==> flow/design.v <==
module divfreq(clk, rst, clk1kHz);
input clk;
input rst;
output clk1kHz;
reg [20:0]count;
reg clk1kHz_q;
assign clk1kHz = (count >= 21'd24) && !clk1kHz_q;
always @(posedge clk)begin
	if (rst) begin
		count <= 0;
		clk1kHz_q <= 0;
	end else if(count < 24)begin
		count <= count + 1'd1;
	end else begin
		clk1kHz_q <= !clk1kHz_q;
		count <= 0;
	end
end
endmodule
module divfreq20(clk, rst, clk20Hz);
input clk;
input rst;
output clk20Hz;
reg [20:0]count20;
reg clk20Hz_q;
assign clk20Hz = (count20 >= 21'd249) && !clk20Hz_q;
always @(posedge clk)begin
	if (rst) begin
		count20 <= 0;
		clk20Hz_q <= 0;
	end else if(count20 < 249)begin
		count20 <= count20 + 1'd1;
	end else begin
		clk20Hz_q <= !clk20Hz_q;
		count20 <= 0;
	end
end
endmodule
module Barrido_filas(clk, rst, clk20Hz, fil);
	input clk;
	input rst;
	input clk20Hz;
	output reg [3:0] fil;
	reg [1:0] contador;
	always @(posedge clk) begin
		if (rst) begin
			contador <= 'b0;
			fil <= 'b0000;
		end else if (clk20Hz) begin
			case(contador)
				'b00: fil <= 'b1000;
				'b01: fil <= 'b0100;
				'b10: fil <= 'b0010;
				'b11: fil <= 'b0001;
			endcase
			contador <= contador + 'b1;
		end
	end
endmodule
module Comparador_col(clk, rst, fil, col, tecla);
	input clk;
	input rst;
	input [3:0]fil;
	input [3:0]col;
	output reg [3:0] tecla;
	reg [3:0] tecla_q;
	always @(*) begin
		tecla = tecla_q;
		if(col == 'b1000)begin  
			case(fil)
				'b1000: tecla = 'd15;
				'b0100: tecla = 'd1;
				'b0010: tecla = 'd4;
				'b0001: tecla = 'd7;
			default: tecla = 'd15;
			endcase
		end if (col == 'b0100)begin  
			case(fil)
				'b1000: tecla = 'd0;
				'b0100: tecla = 'd2;
				'b0010: tecla = 'd5;
				'b0001: tecla = 'd8;
			default: tecla = 'd15;
			endcase
		end if (col == 'b0010)begin  
			case(fil)
				'b1000: tecla = 'd14;
				'b0100: tecla = 'd3;
				'b0010: tecla = 'd6;
				'b0001: tecla = 'd9;
			default: tecla = 'd15;
			endcase
		end if (col == 'b0001)begin  
			case(fil)
				'b1000: tecla = 'd13;
				'b0100: tecla = 'd10;
				'b0010: tecla = 'd11;
				'b0001: tecla = 'd12;
			default: tecla = 'd15;
			endcase
		end
	end
	always @(posedge clk) begin
		if (rst) tecla_q <= 'd15;
		else tecla_q <= tecla;
	end
endmodule
module Conversor(tecla, CSseg);
	input [3:0] tecla;
	output reg [6:0] CSseg;
	parameter segmin = 7'b1111110;  
	parameter segplus = 7'b1101100;  
	parameter segdiv = 7'b1011011;  
	parameter segmult = 7'b1001000;  
	parameter seg0 = 7'b0000001;  
	parameter seg1 = 7'b1001111;  
	parameter seg2 = 7'b0010010;  
	parameter seg3 = 7'b0000110;  
	parameter seg4 = 7'b1001100;  
	parameter seg5 = 7'b0100100;  
	parameter seg6 = 7'b0100000;  
	parameter seg7 = 7'b0001111;  
	parameter seg8 = 7'b0000000;  
	parameter seg9 = 7'b0000100;  
	parameter segA = 7'b0001000;  
	parameter segb = 7'b1100000;  
	parameter segC = 7'b0110001;  
	parameter segd = 7'b1000010;  
	parameter segE = 7'b0110000;  
	parameter segF = 7'b0111000;  
	parameter sego = 7'b1100010;  
	parameter segh = 7'b1101000;  
	parameter segeq = 7'b1110110;  
	parameter nul = 7'b1111111; 
	always @(*)begin
			case(tecla)
				4'b0000: CSseg = seg0;
				4'b0001: CSseg = seg1;
				4'b0010: CSseg = seg2;
				4'b0011: CSseg = seg3;
				4'b0100: CSseg = seg4;
				4'b0101: CSseg = seg5;
				4'b0110: CSseg = seg6;
				4'b0111: CSseg = seg7;
				4'b1000: CSseg = seg8;
				4'b1001: CSseg = seg9;
				4'b1010: CSseg = segplus;
				4'b1011: CSseg = segmin;
				4'b1100: CSseg = segmult;
				4'b1101: CSseg = segdiv;
				4'b1110: CSseg = segeq;
				4'b1111: CSseg = nul;
			endcase
	end
endmodule
module Barrido_displays(clk, rst, btn, btnres, CSseg, clk1kHz, dres, signo_resultado, Sseg, anodos, Ssegnum1, Ssegnum2, operador, signo1);
	input clk;
	input rst;
	input btn;
	input btnres;
	input [6:0] CSseg;
	input clk1kHz;
	input [23:0] dres;
	input [1:0] signo_resultado;
	output reg [6:0] Sseg;
	output reg [7:0] anodos;
	output reg [20:0] Ssegnum1;
	output reg [20:0] Ssegnum2;
	output reg [6:0] operador;
	output reg [6:0] signo1;	
	reg [6:0] Sseg0;
	reg [6:0] Sseg1;
	reg [6:0] Sseg2;
	reg [6:0] Sseg3;
	reg [6:0] Sseg4;
	reg [6:0] Sseg5;
	reg [6:0] Sseg6;
	reg [6:0] Sseg7;
	parameter segmin = 7'b1111110;  
	parameter segplus = 7'b1101100;  
	parameter segdiv = 7'b1011011;  
	parameter segmult = 7'b1001000;  
	parameter seg0 = 7'b0000001;  
	parameter seg1 = 7'b1001111;  
	parameter seg2 = 7'b0010010;  
	parameter seg3 = 7'b0000110;  
	parameter seg4 = 7'b1001100;  
	parameter seg5 = 7'b0100100;  
	parameter seg6 = 7'b0100000;  
	parameter seg7 = 7'b0001111;  
	parameter seg8 = 7'b0000000;  
	parameter seg9 = 7'b0000100;  
	parameter segeq = 7'b1110110;  
	parameter nul = 7'b1111111; 
	reg [2:0]contadorbar;
	reg btnON;
	reg btnresON;
	reg estado;
	reg [2:0]posdisplay;
	always @(posedge clk) begin
	if (rst) begin
		contadorbar = 3'b0;
		Sseg0 = nul;
		Sseg1 = nul;
		Sseg2 = nul;
		Sseg3 = nul;
		Sseg4 = nul;
		Sseg5 = nul;
		Sseg6 = nul;
		Sseg7 = nul;
		btnON = 1'b0;
		btnresON = 'b0;
		estado = 'b0;
		posdisplay = 'b0;
		anodos <= 8'b11111111;
		Sseg <= nul;
		Ssegnum1 <= {nul, nul, nul};
		Ssegnum2 <= {nul, nul, nul};
		signo1 <= nul;
		operador <= nul;
	end else if (clk1kHz) begin
		if (btnres == 'b0 && btnresON == 'b0)begin
			estado = ~estado;
			btnresON = 'b1;
		end
		if (btnres == 'b1) begin
			btnresON = 'b0;
		end
		contadorbar = contadorbar + 1'b1;
		case(contadorbar)
			3'b000: begin anodos <= 8'b11111110; Sseg <= Sseg0; end
			3'b001: begin anodos <= 8'b11111101; Sseg <= Sseg1; end
			3'b010: begin anodos <= 8'b11111011; Sseg <= Sseg2; end
			3'b011: begin anodos <= 8'b11110111; Sseg <= Sseg3; end
			3'b100: begin anodos <= 8'b11101111; Sseg <= Sseg4; end
			3'b101: begin anodos <= 8'b11011111; Sseg <= Sseg5; end
			3'b110: begin anodos <= 8'b10111111; Sseg <= Sseg6; end
			3'b111: begin anodos <= 8'b01111111; Sseg <= Sseg7; end
		endcase
		if (estado == 0)begin
		if (btn == 'b0 && btnON == 'b0)begin
			posdisplay = posdisplay + 'b1;
			btnON = 'b1;
		end
		if (btn == 'b1) begin
			btnON = 'b0;
		end
		case(posdisplay)
			3'b000: Sseg7 = CSseg;
			3'b001: Sseg6 = CSseg;
			3'b010: Sseg5 = CSseg;
			3'b011: Sseg4 = CSseg;
			3'b100: Sseg3 = CSseg;
			3'b101: Sseg2 = CSseg;
			3'b110: Sseg1 = CSseg;
			3'b111: Sseg0 = CSseg;
		endcase 
		Ssegnum1 <= {Sseg6, Sseg5, Sseg4};
		Ssegnum2 <= {Sseg2, Sseg1, Sseg0};
		signo1 <= Sseg7;
		operador <= Sseg3;
		end
		if (estado == 1) begin
			if(signo_resultado == 2)begin
			Sseg0 = 7'b0110001;  
			Sseg1 = seg0;	 
			Sseg2 = 7'b0110001;	 
			Sseg3 = 7'b0110001;	 
			Sseg4 = 7'b0110000;	 
			Sseg5 = nul;
			Sseg6 = nul;
			Sseg7 = nul;
			end else begin
			case(dres[3:0])
				4'b0000: Sseg0 = seg0;
				4'b0001: Sseg0 = seg1;
				4'b0010: Sseg0 = seg2;
				4'b0011: Sseg0 = seg3;
				4'b0100: Sseg0 = seg4;
				4'b0101: Sseg0 = seg5;
				4'b0110: Sseg0 = seg6;
				4'b0111: Sseg0 = seg7;
				4'b1000: Sseg0 = seg8;
				4'b1001: Sseg0 = seg9;
				default: Sseg0 = nul;
			endcase
			case(dres[7:4])
				4'b0000: Sseg1 = seg0;
				4'b0001: Sseg1 = seg1;
				4'b0010: Sseg1 = seg2;
				4'b0011: Sseg1 = seg3;
				4'b0100: Sseg1 = seg4;
				4'b0101: Sseg1 = seg5;
				4'b0110: Sseg1 = seg6;
				4'b0111: Sseg1 = seg7;
				4'b1000: Sseg1 = seg8;
				4'b1001: Sseg1 = seg9;
				default: Sseg1 = nul;
			endcase
			case(dres[11:8])
				4'b0000: Sseg2 = seg0;
				4'b0001: Sseg2 = seg1;
				4'b0010: Sseg2 = seg2;
				4'b0011: Sseg2 = seg3;
				4'b0100: Sseg2 = seg4;
				4'b0101: Sseg2 = seg5;
				4'b0110: Sseg2 = seg6;
				4'b0111: Sseg2 = seg7;
				4'b1000: Sseg2 = seg8;
				4'b1001: Sseg2 = seg9;
				default: Sseg2 = nul;
			endcase
			case(dres[15:12])
				4'b0000: Sseg3 = seg0;
				4'b0001: Sseg3 = seg1;
				4'b0010: Sseg3 = seg2;
				4'b0011: Sseg3 = seg3;
				4'b0100: Sseg3 = seg4;
				4'b0101: Sseg3 = seg5;
				4'b0110: Sseg3 = seg6;
				4'b0111: Sseg3 = seg7;
				4'b1000: Sseg3 = seg8;
				4'b1001: Sseg3 = seg9;
				default: Sseg3 = nul;
			endcase
			case(dres[19:16])
				4'b0000: Sseg4 = seg0;
				4'b0001: Sseg4 = seg1;
				4'b0010: Sseg4 = seg2;
				4'b0011: Sseg4 = seg3;
				4'b0100: Sseg4 = seg4;
				4'b0101: Sseg4 = seg5;
				4'b0110: Sseg4 = seg6;
				4'b0111: Sseg4 = seg7;
				4'b1000: Sseg4 = seg8;
				4'b1001: Sseg4 = seg9;
				default: Sseg4 = nul;
			endcase
			case(dres[23:20])
				4'b0000: Sseg5 = seg0;
				4'b0001: Sseg5 = seg1;
				4'b0010: Sseg5 = seg2;
				4'b0011: Sseg5 = seg3;
				4'b0100: Sseg5 = seg4;
				4'b0101: Sseg5 = seg5;
				4'b0110: Sseg5 = seg6;
				4'b0111: Sseg5 = seg7;
				4'b1000: Sseg5 = seg8;
				4'b1001: Sseg5 = seg9;
				default: Sseg5 = nul;
			endcase
			if(signo_resultado == 0) begin
				Sseg6 = nul;
				Sseg7 = nul;
			end else begin 
				Sseg6 = segmin;
				Sseg7 = nul;
			end
			end		
		end
	end
	end
endmodule
module Ssegtobin (clk, rst, Ssegnum1, Ssegnum2, signo1, operador, num1, num2, sig1, oper);
	input clk;
	input rst;
	input [20:0] Ssegnum1;
	input [20:0] Ssegnum2;
	input [6:0] signo1;
	input [6:0] operador;
	output reg [9:0] num1;
	output reg [9:0] num2;
	output reg sig1;
	output reg [1:0] oper;
	reg [3:0] digit11;
	reg [3:0] digit12;
	reg [3:0] digit13;
	reg [3:0] digit21;
	reg [3:0] digit22;
	reg [3:0] digit23;
	parameter [6:0] segmin = 7'b1111110;  
	parameter [6:0] segplus = 7'b1101100;  
	parameter [6:0] segdiv = 7'b1011011;  
	parameter [6:0] segmult = 7'b1001000;  
	parameter [6:0] seg0 = 7'b0000001;  
	parameter [6:0] seg1 = 7'b1001111;  
	parameter [6:0] seg2 = 7'b0010010;  
	parameter [6:0] seg3 = 7'b0000110;  
	parameter [6:0] seg4 = 7'b1001100;  
	parameter [6:0] seg5 = 7'b0100100;  
	parameter [6:0] seg6 = 7'b0100000;  
	parameter [6:0] seg7 = 7'b0001111;  
	parameter [6:0] seg8 = 7'b0000000;  
	parameter [6:0] seg9 = 7'b0000100;  
	parameter [6:0] nul = 7'b1111111; 
	reg [3:0] digit11_q;
	reg [3:0] digit12_q;
	reg [3:0] digit13_q;
	reg [3:0] digit21_q;
	reg [3:0] digit22_q;
	reg [3:0] digit23_q;
	reg [1:0] oper_q;
	always @(posedge clk) begin
		if (rst) begin
			digit11_q <= 'b0;
			digit12_q <= 'b0;
			digit13_q <= 'b0;
			digit21_q <= 'b0;
			digit22_q <= 'b0;
			digit23_q <= 'b0;
			oper_q <= 'b0;
		end else begin
			digit11_q <= digit11;
			digit12_q <= digit12;
			digit13_q <= digit13;
			digit21_q <= digit21;
			digit22_q <= digit22;
			digit23_q <= digit23;
			oper_q <= oper;
		end
	end
	always @(*)begin
		digit11 = digit11_q;
		digit12 = digit12_q;
		digit13 = digit13_q;
		digit21 = digit21_q;
		digit22 = digit22_q;
		digit23 = digit23_q;
		oper = oper_q;
		case(Ssegnum1[6:0])
			seg0: digit13 = 'd0;
			seg1: digit13 = 'd1;
			seg2: digit13 = 'd2;
			seg3: digit13 = 'd3;
			seg4: digit13 = 'd4;
			seg5: digit13 = 'd5;
			seg6: digit13 = 'd6;
			seg7: digit13 = 'd7;
			seg8: digit13 = 'd8;
			seg9: digit13 = 'd9;
			default: ;
		endcase
		case(Ssegnum1[13:7])
			seg0: digit12 = 'd0;
			seg1: digit12 = 'd1;
			seg2: digit12 = 'd2;
			seg3: digit12 = 'd3;
			seg4: digit12 = 'd4;
			seg5: digit12 = 'd5;
			seg6: digit12 = 'd6;
			seg7: digit12 = 'd7;
			seg8: digit12 = 'd8;
			seg9: digit12 = 'd9;
			default: ;
		endcase
		case(Ssegnum1[20:14])
			seg0: digit11 = 'd0;
			seg1: digit11 = 'd1;
			seg2: digit11 = 'd2;
			seg3: digit11 = 'd3;
			seg4: digit11 = 'd4;
			seg5: digit11 = 'd5;
			seg6: digit11 = 'd6;
			seg7: digit11 = 'd7;
			seg8: digit11 = 'd8;
			seg9: digit11 = 'd9;
			default: ;
		endcase
		case(Ssegnum2[6:0])
			seg0: digit23 = 'd0;
			seg1: digit23 = 'd1;
			seg2: digit23 = 'd2;
			seg3: digit23 = 'd3;
			seg4: digit23 = 'd4;
			seg5: digit23 = 'd5;
			seg6: digit23 = 'd6;
			seg7: digit23 = 'd7;
			seg8: digit23 = 'd8;
			seg9: digit23 = 'd9;
			default: ;
		endcase
		case(Ssegnum2[13:7])
			seg0: digit22 = 'd0;
			seg1: digit22 = 'd1;
			seg2: digit22 = 'd2;
			seg3: digit22 = 'd3;
			seg4: digit22 = 'd4;
			seg5: digit22 = 'd5;
			seg6: digit22 = 'd6;
			seg7: digit22 = 'd7;
			seg8: digit22 = 'd8;
			seg9: digit22 = 'd9;
			default: ;
		endcase
		case(Ssegnum2[20:14])
			seg0: digit21 = 'd0;
			seg1: digit21 = 'd1;
			seg2: digit21 = 'd2;
			seg3: digit21 = 'd3;
			seg4: digit21 = 'd4;
			seg5: digit21 = 'd5;
			seg6: digit21 = 'd6;
			seg7: digit21 = 'd7;
			seg8: digit21 = 'd8;
			seg9: digit21 = 'd9;
			default: ;
		endcase
		case(operador)
			segplus: oper = 'd0;
			segmin:  oper = 'd1;
			segmult: oper = 'd2;
			segdiv:  oper = 'd3;
			default: ;
		endcase
		sig1 = (signo1 == nul) ? 'd0:'d1;
		num1 = (digit11 * 'd100) + (digit12 * 'd10) + digit13;
		num2 = (digit21 * 'd100) + (digit22 * 'd10) + digit23;
	end
endmodule
module Operacion (num1, num2, sig1, oper, resultado, signo_resultado);
	input [9:0]num1;
	input [9:0]num2;
	input sig1;
	input [1:0]oper;
	output reg [19:0] resultado;
	output reg [1:0] signo_resultado;
	always @(*)begin
		resultado = 'd0;
		signo_resultado = 'd0;
		case(oper)
			'd0: begin	if (sig1 == 0) begin  
						resultado = num1 + num2;
						signo_resultado = 'd0;
					end else begin
						if (num1 > num2)begin
							resultado = num1 - num2;
							signo_resultado = 'd1;
						end else begin
							resultado = num2 - num1;
							signo_resultado = 'd0;
						end
					end
				end
			'd1: begin	if (sig1 == 1) begin  
						resultado = num1 + num2;
						signo_resultado = 'd1;
					end else begin
						if (num2 > num1)begin
							resultado = num2 - num1;
							signo_resultado = 'd1;
						end else begin
							resultado = num1 - num2;
							signo_resultado = 'd0;
						end
					end
				end
			'd2: begin resultado = num1*num2;
							if (sig1 == 0) begin  
								signo_resultado = 'd0;
							end else signo_resultado = 'd1;
			end
			'd3: begin if(num2 != 0 && num1 % num2 == 0) begin  
								resultado = num1/num2;
								if (sig1 == 0) begin  
									signo_resultado = 'd0;
								end else signo_resultado = 'd1;	
							end else signo_resultado = 'd2;
			end
		endcase
	end
endmodule
module Digitos_result (resultado, dres);
	input [19:0] resultado;
	output reg [23:0] dres;
	integer i;
	reg [43:0] sh;
	always @(*)begin
		sh = {24'd0, resultado};
		for (i = 0; i < 20; i = i + 1) begin
			if (sh[23:20] >= 5) sh[23:20] = sh[23:20] + 4'd3;
			if (sh[27:24] >= 5) sh[27:24] = sh[27:24] + 4'd3;
			if (sh[31:28] >= 5) sh[31:28] = sh[31:28] + 4'd3;
			if (sh[35:32] >= 5) sh[35:32] = sh[35:32] + 4'd3;
			if (sh[39:36] >= 5) sh[39:36] = sh[39:36] + 4'd3;
			if (sh[43:40] >= 5) sh[43:40] = sh[43:40] + 4'd3;
			sh = sh << 1;
		end
		dres = sh[43:20];
	end
endmodule
module Calculator2_0(clk, rst, col, btn, btnres, fil, Sseg, anodos);
	input clk;
	input rst;
	input [3:0] col;
	input btn;
	input btnres;
	output [3:0] fil;
	output [6:0] Sseg;
	output [7:0] anodos;
	wire clk1kHz;
	wire clk20Hz;
	wire [3:0]tecla;
	wire [20:0] Ssegnum1;
	wire [20:0] Ssegnum2;
	wire [6:0] signo1;
	wire [6:0] operador;
	wire [9:0] num1;
	wire [9:0] num2;
	wire sig1;
	wire [1:0] oper;
	wire [19:0] resultado;
	wire [1:0] signo_resultado;
	wire [23:0] dres;
	wire [6:0] CSseg;
	divfreq div(clk, rst, clk1kHz);
	divfreq20 div20(clk, rst, clk20Hz);
	Barrido_filas barfil(clk, rst, clk20Hz, fil);
	Comparador_col comp(clk, rst, fil, col, tecla);
	Conversor print(tecla, CSseg);
	Barrido_displays bardisp(clk, rst, btn, btnres, CSseg, clk1kHz, dres, signo_resultado, Sseg, anodos, Ssegnum1, Ssegnum2, operador, signo1);
	Ssegtobin convsegtobin(clk, rst, Ssegnum1, Ssegnum2, signo1, operador, num1, num2, sig1, oper);
	Operacion op(num1, num2, sig1, oper, resultado, signo_resultado);
	Digitos_result digres(resultado, dres);
endmodule
* Tool chain data of Calculator2_0 *
Tool output for the design above, in the order of the flow.
Line numbers count from 1 in the design file above.
Operators carry their Yosys type and port widths (W data, S select, Z words).
Cell names lack the library's common part.
A cell with - has no value.

design
  design top = Calculator2_0
  clock = clk
  standard-cell library = sky130hd
  corner = tt_025C_1v80

* Word-level counts *
Source: Yosys, flattened and elaborated, memories not mapped. Widths are those after wreduce. Registers that Yosys merges into a memory's read port (data or address) are not register bits. Print and check cells do not count.
Memory sizes are those after Yosys's memory passes, which may raise the word count (mostly to a power of two), join words into wider ones and drop unused or constant bits.

cells by class
  add/subtract/negate cells = 111
  mux-type cells = 166
  order comparisons = 105
  divide/modulo/power cells = 2
  eq/ne operators = 88
  bitwise gates (word level) = 8
  reduce/logical cells = 35
  multiply operators = 5

operators by type and width
  cell                     number
  $ge A4 B3 Y1 const B     93
  $mux W4                  86
  $mod A10 B10 Y32         1
  $add A4 B2 Y4 const B    80
  $pmux W4 S10             6
  $div A10 B10 Y20         1
  $mul A10 B10 Y20         1
  $eq A7 B7 Y1 const B     17
  $pmux W7 S2              8
  $mux W7                  15
  $mux W20                 5
  $eq A7 B3 Y1 const B     12
  $eq A7 B6 Y1 const B     12
  $pmux W20 S4             1
  $mul A4 B5 Y8 const B    2
  $pmux W8 S8              1
  $mux W3                  21
  $reduce_or A7 Y1         8
  $pmux W7 S8              1
  $pmux W4 S4              3
  $add A21 B1 Y21 const B  2
  $mul A4 B3 Y7 const B    2
  $eq A7 B1 Y1 const B     6
  $eq A7 B4 Y1 const B     6
  $eq A7 B5 Y1 const B     6
  $logic_not A7 Y1         6
  $add A3 B2 Y3 const B    13
  $logic_not A32 Y1        1

Other operator kinds: 39; their cells: 104.

storage and ports
  ROM bits = 784
  input port bits = 8
  flip-flop bits (word level) = 216
  cells after elaboration = 560
  memories = 7

memory list
  memory            depth  bits a word  read ports  write ports  line  source
  (name not given)  16     7            1           0            274   case(dres[3:0])
  (name not given)  16     7            1           0            287   case(dres[7:4])
  (name not given)  16     7            1           0            300   case(dres[11:8])
  (name not given)  16     7            1           0            313   case(dres[15:12])
  (name not given)  16     7            1           0            326   case(dres[19:16])
  (name not given)  16     7            1           0            339   case(dres[23:20])

Further memories, not shown: 1.

* Longest topological paths *
Longest topological path by Yosys (ltp), each cell counted once; first at word level (registers and memories cut), then after technology mapping (sequential cells cut; the memories' decode and read muxes count).

depth
  word-level depth = 48
  ABC_AREA = 0
  depth in mapped cells = 578

* After synthesis *
Yosys stat after the flow's synthesis: flattened, memories mapped to cells. It holds for the ABC_AREA given above (unset counts as 0); a run with the other value may have another netlist.
Totals and module areas in this step are rounded.

synthesis totals
  mapped cells = 7,700
  buffer cells = 261
  flip-flop cells = 288
  cell area after synthesis = 0.057 mm²

cell types
  cell      number  area in all (µm²)
  ha_1      680     8,508.16
  dfxtp_1   288     5,765.53
  nand2_1   838     3.15E+03
  nor2_1    706     2.65E+03
  a21oi_1   498     2,492.39
  o21a_1    301     2.26E+03
  nor3_1    433     2.17E+03
  o31ai_1   232     1,741.67
  xnor2_1   197     1.73E+03
  fa_1      76      1.52E+03
  inv_1     360     1.35E+03
  o21ai_0   234     1.17E+03
  mux2_2    93      1.05E+03
  mux2i_1   105     1.05E+03
  nand3_1   183     915.878
  xor2_1    101     884.598
  a211oi_1  110     825.792
  o211ai_1  98      735.706

Not listed: further types 175, cells in them 2167.
By module: a second synthesis without flattening, with its own total; a netlist apart from the flattened one above.

second synthesis, totals
  cells (unflattened synthesis) = 7,736
  area total of the unflattened synthesis = 0.057 mm²

Each row is one instance without its submodules.

modules
  module            instances  sequential area (mm²)  area (mm²)  cells
  Operacion         1          0                      0.032       4,559
  Digitos_result    1          0                      0.0091      1,332
  Barrido_displays  1          0.0027                 0.0078      902
  Ssegtobin         1          0.0016                 0.0059      695
  divfreq20         1          0.00044                0.00072     61
  divfreq           1          0.00044                0.00064     48
  Comparador_col    1          0.00008                0.00063     86
  Barrido_filas     1          0.00012                0.00027     25
  Conversor         1          0                      0.00025     28
  Calculator2_0     1          0                      0           0

* Worst setup path after synthesis *
Source: OpenSTA report_checks on the synthesized netlist (no wires, ideal clock, input and output delay 20% of the period each), path of least setup slack; recovery checks are left aside. Register names are those of the netlist, which keeps one name where synthesis merged equal registers.

timing after synthesis
  path type = register to register
  start = register bardisp.Ssegnum2[12]
  end = register bardisp.Sseg3[2]
  clock period = 110,000 ps
  path slack = 5,333 ps
  arrival = 104,593 ps
  stages = 547
  delay of the path = 104,667 ps
  path buffers = 40
  synthesis period reached = 104,667 ps

"delay of the path" is the arrival time less input delay plus setup time.
"stages" counts driving pins, that of a launching flip-flop among them; a cell with two outputs on the path counts twice.
"synthesis period reached" = period - worst setup slack (recovery checks aside). The figure is calculated, with input and output delays left at 20% of the set period.
The rows between start and end are the longest chain of elaborated cells between them; the timing report does not say that the signal goes this way. Where chains are equally long, one stands for them.
Each line given opens the expression or statement behind the cell; cells for indexed reads and writes are added by Yosys, which also makes memories of some case tables.
The chain passes a memory read, where the word-level depth is cut; so it can be longer than that depth.
At most two assigning lines are given for a register; there are more.

between the ends, after synthesis
  cells stage by stage = dfxtp_1 -> or3_1 -> nor2_1 -> nand3_1 -> o21ai_0 -> or3_1 -> nor2b_1 -> clkbuf_1 -> mux2i_1 -> ha_1 -> fa_1 -> fa_1 -> clkbuf_1 -> inv_1 -> ha_1 -> o21ai_0 -> o2bb2ai_1 -> mux2_2 -> [511 not listed] -> o31a_1 -> o21ai_0 -> and2_1 -> ha_1 -> or4_1 -> a311oi_2 -> or2_1 -> clkbuf_4 -> ha_1 -> inv_1 -> a21oi_1 -> o21ai_0 -> o21ai_1 -> inv_1 -> ha_1 -> o221a_1 -> o21a_1 -> a31oi_1
  cells in the longest elaborated chain = 51
  elaborated cells between the ends (all ways) = 233
  classes of those cells = add/sub: 69; mul: 2; div: 2; compare: 66; eq/ne: 10; mux: 79; reduce/logical: 4; memory: 1

ends and longest elaborated chain, after synthesis
  element            line  source
  start, declared    168   output reg [20:0] Ssegnum2;
  start, assigned    218   Ssegnum2 <= {nul, nul, nul};
  start, assigned    259   Ssegnum2 <= {Sseg2, Sseg1, Sseg0};
  $eq A7 B3 Y1       482   case(Ssegnum2[13:7])
  $pmux W4 S10       482
  $mul A4 B3 Y7      517   num2 = (digit21 * 'd100) + (digit22 * 'd10) + digit23;
  $add A10 B10 Y10   517
  $add A10 B4 Y10    517
  $mod A10 B10 Y32   562   'd3: begin if(num2 != 0 && num1 % num2 == 0) begin
  $logic_not A32 Y1  562
  [37 not listed]    -
  $add A4 B2 Y4      581   if (sh[27:24] >= 5) sh[27:24] = sh[27:24] + 4'd3;
  $mux W4            581
  $add A4 B2 Y4      582   if (sh[31:28] >= 5) sh[31:28] = sh[31:28] + 4'd3;
  $mux W4            582
  $mem_v2 Z16 W7     313   case(dres[15:12])
  $mux W7            264   if(signo_resultado == 2)begin
  $mux W7            263   if (estado == 1) begin
  end, assigned      253   3'b100: Sseg3 = CSseg;
  end, assigned      314   4'b0000: Sseg3 = seg0;
  end, declared      174   reg [6:0] Sseg3;

* Path in the finished layout *
From the final timing report of entry C: the path of least setup slack in the routed layout; clock arrival at registers is part of the times.
The path's times are printed in steps of 10 ps; the period is the one set.

timing after layout
  path type = register to register
  start = register bardisp.Ssegnum2[12]
  end = register bardisp.Sseg3[2]
  arrival = 107,750 ps
  path slack = 7,730 ps
  clock period = 115,000 ps
  path buffers = 12
  stages = 524

The rows between start and end are the longest chain of elaborated cells between them; the timing report does not say that the signal goes this way. Where chains are equally long, one stands for them.
The chain passes a memory read, where the word-level depth is cut; so it can be longer than that depth.
At most two assigning lines are given for a register; there are more.

between the ends, after layout
  cells stage by stage = dfxtp_1 -> or3_1 -> nor4_1 -> a211oi_1 -> nor2b_4 -> a21oi_1 -> inv_1 -> ha_1 -> ha_1 -> fa_1 -> xnor2_1 -> ha_1 -> ha_1 -> a21oi_1 -> o31a_2 -> o21ai_2 -> xor2_2 -> buf_4 -> [488 not listed] -> ha_1 -> o31a_1 -> o21ai_0 -> and2_1 -> ha_1 -> or4_1 -> a311oi_2 -> or2_4 -> ha_1 -> inv_1 -> a21oi_1 -> o21ai_0 -> o21ai_1 -> inv_1 -> ha_1 -> o221a_1 -> o21a_1 -> a31oi_1
  cells in the longest elaborated chain = 51
  elaborated cells between the ends (all ways) = 233
  classes of those cells = add/sub: 69; mul: 2; div: 2; compare: 66; eq/ne: 10; mux: 79; reduce/logical: 4; memory: 1

ends and longest elaborated chain, after layout
  element            line  source
  start, declared    168   output reg [20:0] Ssegnum2;
  start, assigned    218   Ssegnum2 <= {nul, nul, nul};
  start, assigned    259   Ssegnum2 <= {Sseg2, Sseg1, Sseg0};
  $eq A7 B3 Y1       482   case(Ssegnum2[13:7])
  $pmux W4 S10       482
  $mul A4 B3 Y7      517   num2 = (digit21 * 'd100) + (digit22 * 'd10) + digit23;
  $add A10 B10 Y10   517
  $add A10 B4 Y10    517
  $mod A10 B10 Y32   562   'd3: begin if(num2 != 0 && num1 % num2 == 0) begin
  $logic_not A32 Y1  562
  [37 not listed]    -
  $add A4 B2 Y4      581   if (sh[27:24] >= 5) sh[27:24] = sh[27:24] + 4'd3;
  $mux W4            581
  $add A4 B2 Y4      582   if (sh[31:28] >= 5) sh[31:28] = sh[31:28] + 4'd3;
  $mux W4            582
  $mem_v2 Z16 W7     313   case(dres[15:12])
  $mux W7            264   if(signo_resultado == 2)begin
  $mux W7            263   if (estado == 1) begin
  end, assigned      253   3'b100: Sseg3 = CSseg;
  end, assigned      314   4'b0000: Sseg3 = seg0;
  end, declared      174   reg [6:0] Sseg3;

Ticket comment

Flow measurements of Calculator2_0 on sky130hd: 5 stored runs with different settings, listed in no order. Input and output delays are each 20% of the period that was set; the output load is 0.01 pF.
By "achieved clock period" is meant the clock period of the run minus its worst setup slack. This is arithmetic on one report: input and output delays are still those of the set period (20% each).
"worst setup path time" means the part of the period allowed to the worst setup path (the constraints hold back 20% at inputs and 20% at outputs) less its slack; where the path has registers, the arrival times of their clocks count too.
"worst setup path time" is given in steps of 10 ps.
Values from the reports are rounded here.

Entry A
==> flow/run.sh <==
#!/bin/bash
# the make line also repeats the synthesis and layout settings of config.mk as NAME=value (left out here)
make -C /OpenROAD-flow-scripts/flow DESIGN_CONFIG=/design/flow/config.mk WORK_HOME=/design/flow/orfs CLKGATE_MAP_FILE= finish
==> flow/config.mk <==
export PLATFORM = sky130hd
export DESIGN_NAME = Calculator2_0
export DESIGN_NICKNAME = Calculator2_0
export VERILOG_FILES = /design/flow/design.v
export SDC_FILE = /design/flow/constraint.sdc
export NUM_CORES = 4
export LEC_CHECK = 0
export ABC_AREA = 1
export CAP_MARGIN = 15
export CELL_PAD_IN_SITES_GLOBAL_PLACEMENT = 3
export CORE_ASPECT_RATIO = 0.62
export CORE_MARGIN = 6
export CORE_UTILIZATION = 41
export GPL_ROUTABILITY_DRIVEN = 1
export MAX_ROUTING_LAYER = met4
export MIN_ROUTING_LAYER = met2
export PLACE_DENSITY = 0.37
export SETUP_SLACK_MARGIN = 5.0
export SLEW_MARGIN = 5
export TNS_END_PERCENT = 95
==> flow/constraint.sdc <==
create_clock -name core_clock -period 115.0 [get_ports {clk}]
set_input_delay 23.0000 -clock core_clock [delete_from_list [all_inputs] [get_ports {clk}]]
set_output_delay 23.0000 -clock core_clock [all_outputs]
set_load 0.01 [all_outputs]

==> results of entry A <==
did not finish, placement stopped with GPL-0301

Entry B
==> flow/run.sh <==
#!/bin/bash
# the make line also repeats the synthesis and layout settings of config.mk as NAME=value (left out here)
make -C /OpenROAD-flow-scripts/flow DESIGN_CONFIG=/design/flow/config.mk WORK_HOME=/design/flow/orfs CLKGATE_MAP_FILE= finish
==> flow/config.mk <==
export PLATFORM = sky130hd
export DESIGN_NAME = Calculator2_0
export DESIGN_NICKNAME = Calculator2_0
export VERILOG_FILES = /design/flow/design.v
export SDC_FILE = /design/flow/constraint.sdc
export NUM_CORES = 4
export LEC_CHECK = 0
export CAP_MARGIN = 20
export CORE_MARGIN = 9
export CORE_UTILIZATION = 62
export MAX_ROUTING_LAYER = met5
export SETUP_SLACK_MARGIN = 5.0
export SLEW_MARGIN = 20
==> flow/constraint.sdc <==
create_clock -name core_clock -period 67.4 [get_ports {clk}]
set_input_delay 13.4800 -clock core_clock [delete_from_list [all_inputs] [get_ports {clk}]]
set_output_delay 13.4800 -clock core_clock [all_outputs]
set_load 0.01 [all_outputs]

==> results of entry B <==
did not finish, routing stopped with GRT-0232

Entry C
==> flow/run.sh <==
#!/bin/bash
# the make line also repeats the synthesis and layout settings of config.mk as NAME=value (left out here)
make -C /OpenROAD-flow-scripts/flow DESIGN_CONFIG=/design/flow/config.mk WORK_HOME=/design/flow/orfs CLKGATE_MAP_FILE= finish
==> flow/config.mk <==
export PLATFORM = sky130hd
export DESIGN_NAME = Calculator2_0
export DESIGN_NICKNAME = Calculator2_0
export VERILOG_FILES = /design/flow/design.v
export SDC_FILE = /design/flow/constraint.sdc
export NUM_CORES = 4
export LEC_CHECK = 0
export CAP_MARGIN = 10
export CORE_ASPECT_RATIO = 0.62
export CORE_MARGIN = 2
export CORE_UTILIZATION = 41
export GPL_ROUTABILITY_DRIVEN = 1
export HOLD_SLACK_MARGIN = -0.07
export MIN_ROUTING_LAYER = met1
export PLACE_DENSITY_LB_ADDON = 0.01
export SLEW_MARGIN = 20
==> flow/constraint.sdc <==
create_clock -name core_clock -period 115.0 [get_ports {clk}]
set_input_delay 23.0000 -clock core_clock [delete_from_list [all_inputs] [get_ports {clk}]]
set_output_delay 23.0000 -clock core_clock [all_outputs]
set_load 0.01 [all_outputs]

==> results of entry C <==
chip area after synthesis (Yosys): 0.057 mm²
die area: 0.14 mm²
standard-cell area of the final layout: 0.061 mm²
utilization: 44%
worst setup slack after layout: 7,700 ps
total negative slack: 0 ps
worst hold slack: 450 ps
achieved clock period: 107,267 ps
worst setup path time: 107,270 ps
worst setup path kind: register to register

Entry D
==> flow/run.sh <==
#!/bin/bash
# the make line also repeats the synthesis and layout settings of config.mk as NAME=value (left out here)
make -C /OpenROAD-flow-scripts/flow DESIGN_CONFIG=/design/flow/config.mk WORK_HOME=/design/flow/orfs CLKGATE_MAP_FILE= finish
==> flow/config.mk <==
export PLATFORM = sky130hd
export DESIGN_NAME = Calculator2_0
export DESIGN_NICKNAME = Calculator2_0
export VERILOG_FILES = /design/flow/design.v
export SDC_FILE = /design/flow/constraint.sdc
export NUM_CORES = 4
export LEC_CHECK = 0
export ABC_AREA = 0
export CAP_MARGIN = 15
export CELL_PAD_IN_SITES_DETAIL_PLACEMENT = 2
export CELL_PAD_IN_SITES_GLOBAL_PLACEMENT = 3
export CORE_ASPECT_RATIO = 1.12
export CORE_MARGIN = 6
export CORE_UTILIZATION = 41
export GPL_ROUTABILITY_DRIVEN = 1
export MAX_ROUTING_LAYER = met5
export MIN_ROUTING_LAYER = met1
export PLACE_DENSITY = 0.37
export SETUP_SLACK_MARGIN = -2.0
export SLEW_MARGIN = 20
export TNS_END_PERCENT = 45
==> flow/constraint.sdc <==
create_clock -name core_clock -period 81.4 [get_ports {clk}]
set_input_delay 16.2800 -clock core_clock [delete_from_list [all_inputs] [get_ports {clk}]]
set_output_delay 16.2800 -clock core_clock [all_outputs]
set_load 0.01 [all_outputs]

==> results of entry D <==
did not finish, placement stopped with DPL-0033

Entry E
==> flow/run.sh <==
#!/bin/bash
# the make line also repeats the synthesis and layout settings of config.mk as NAME=value (left out here)
make -C /OpenROAD-flow-scripts/flow DESIGN_CONFIG=/design/flow/config.mk WORK_HOME=/design/flow/orfs CLKGATE_MAP_FILE= finish
==> flow/config.mk <==
export PLATFORM = sky130hd
export DESIGN_NAME = Calculator2_0
export DESIGN_NICKNAME = Calculator2_0
export VERILOG_FILES = /design/flow/design.v
export SDC_FILE = /design/flow/constraint.sdc
export NUM_CORES = 4
export LEC_CHECK = 0
export ABC_AREA = 1
export CAP_MARGIN = 20
export CORE_ASPECT_RATIO = 1.5
export CORE_MARGIN = 9
export CORE_UTILIZATION = 40
export CTS_CLUSTER_DIAMETER = 291
export CTS_CLUSTER_SIZE = 61
export SLEW_MARGIN = 40
export TNS_END_PERCENT = 30
==> flow/constraint.sdc <==
create_clock -name core_clock -period 110.0 [get_ports {clk}]
set_input_delay 22.0000 -clock core_clock [delete_from_list [all_inputs] [get_ports {clk}]]
set_output_delay 22.0000 -clock core_clock [all_outputs]
set_load 0.01 [all_outputs]

==> results of entry E <==
chip area after synthesis (Yosys): 0.062 mm²
die area: 0.17 mm²
standard-cell area of the final layout: 0.065 mm²
utilization: 42%
worst setup slack after layout: 14,000 ps
total negative slack: 0 ps
worst hold slack: 460 ps
achieved clock period: 96,137 ps
worst setup path time: 96,140 ps
worst setup path kind: register to register
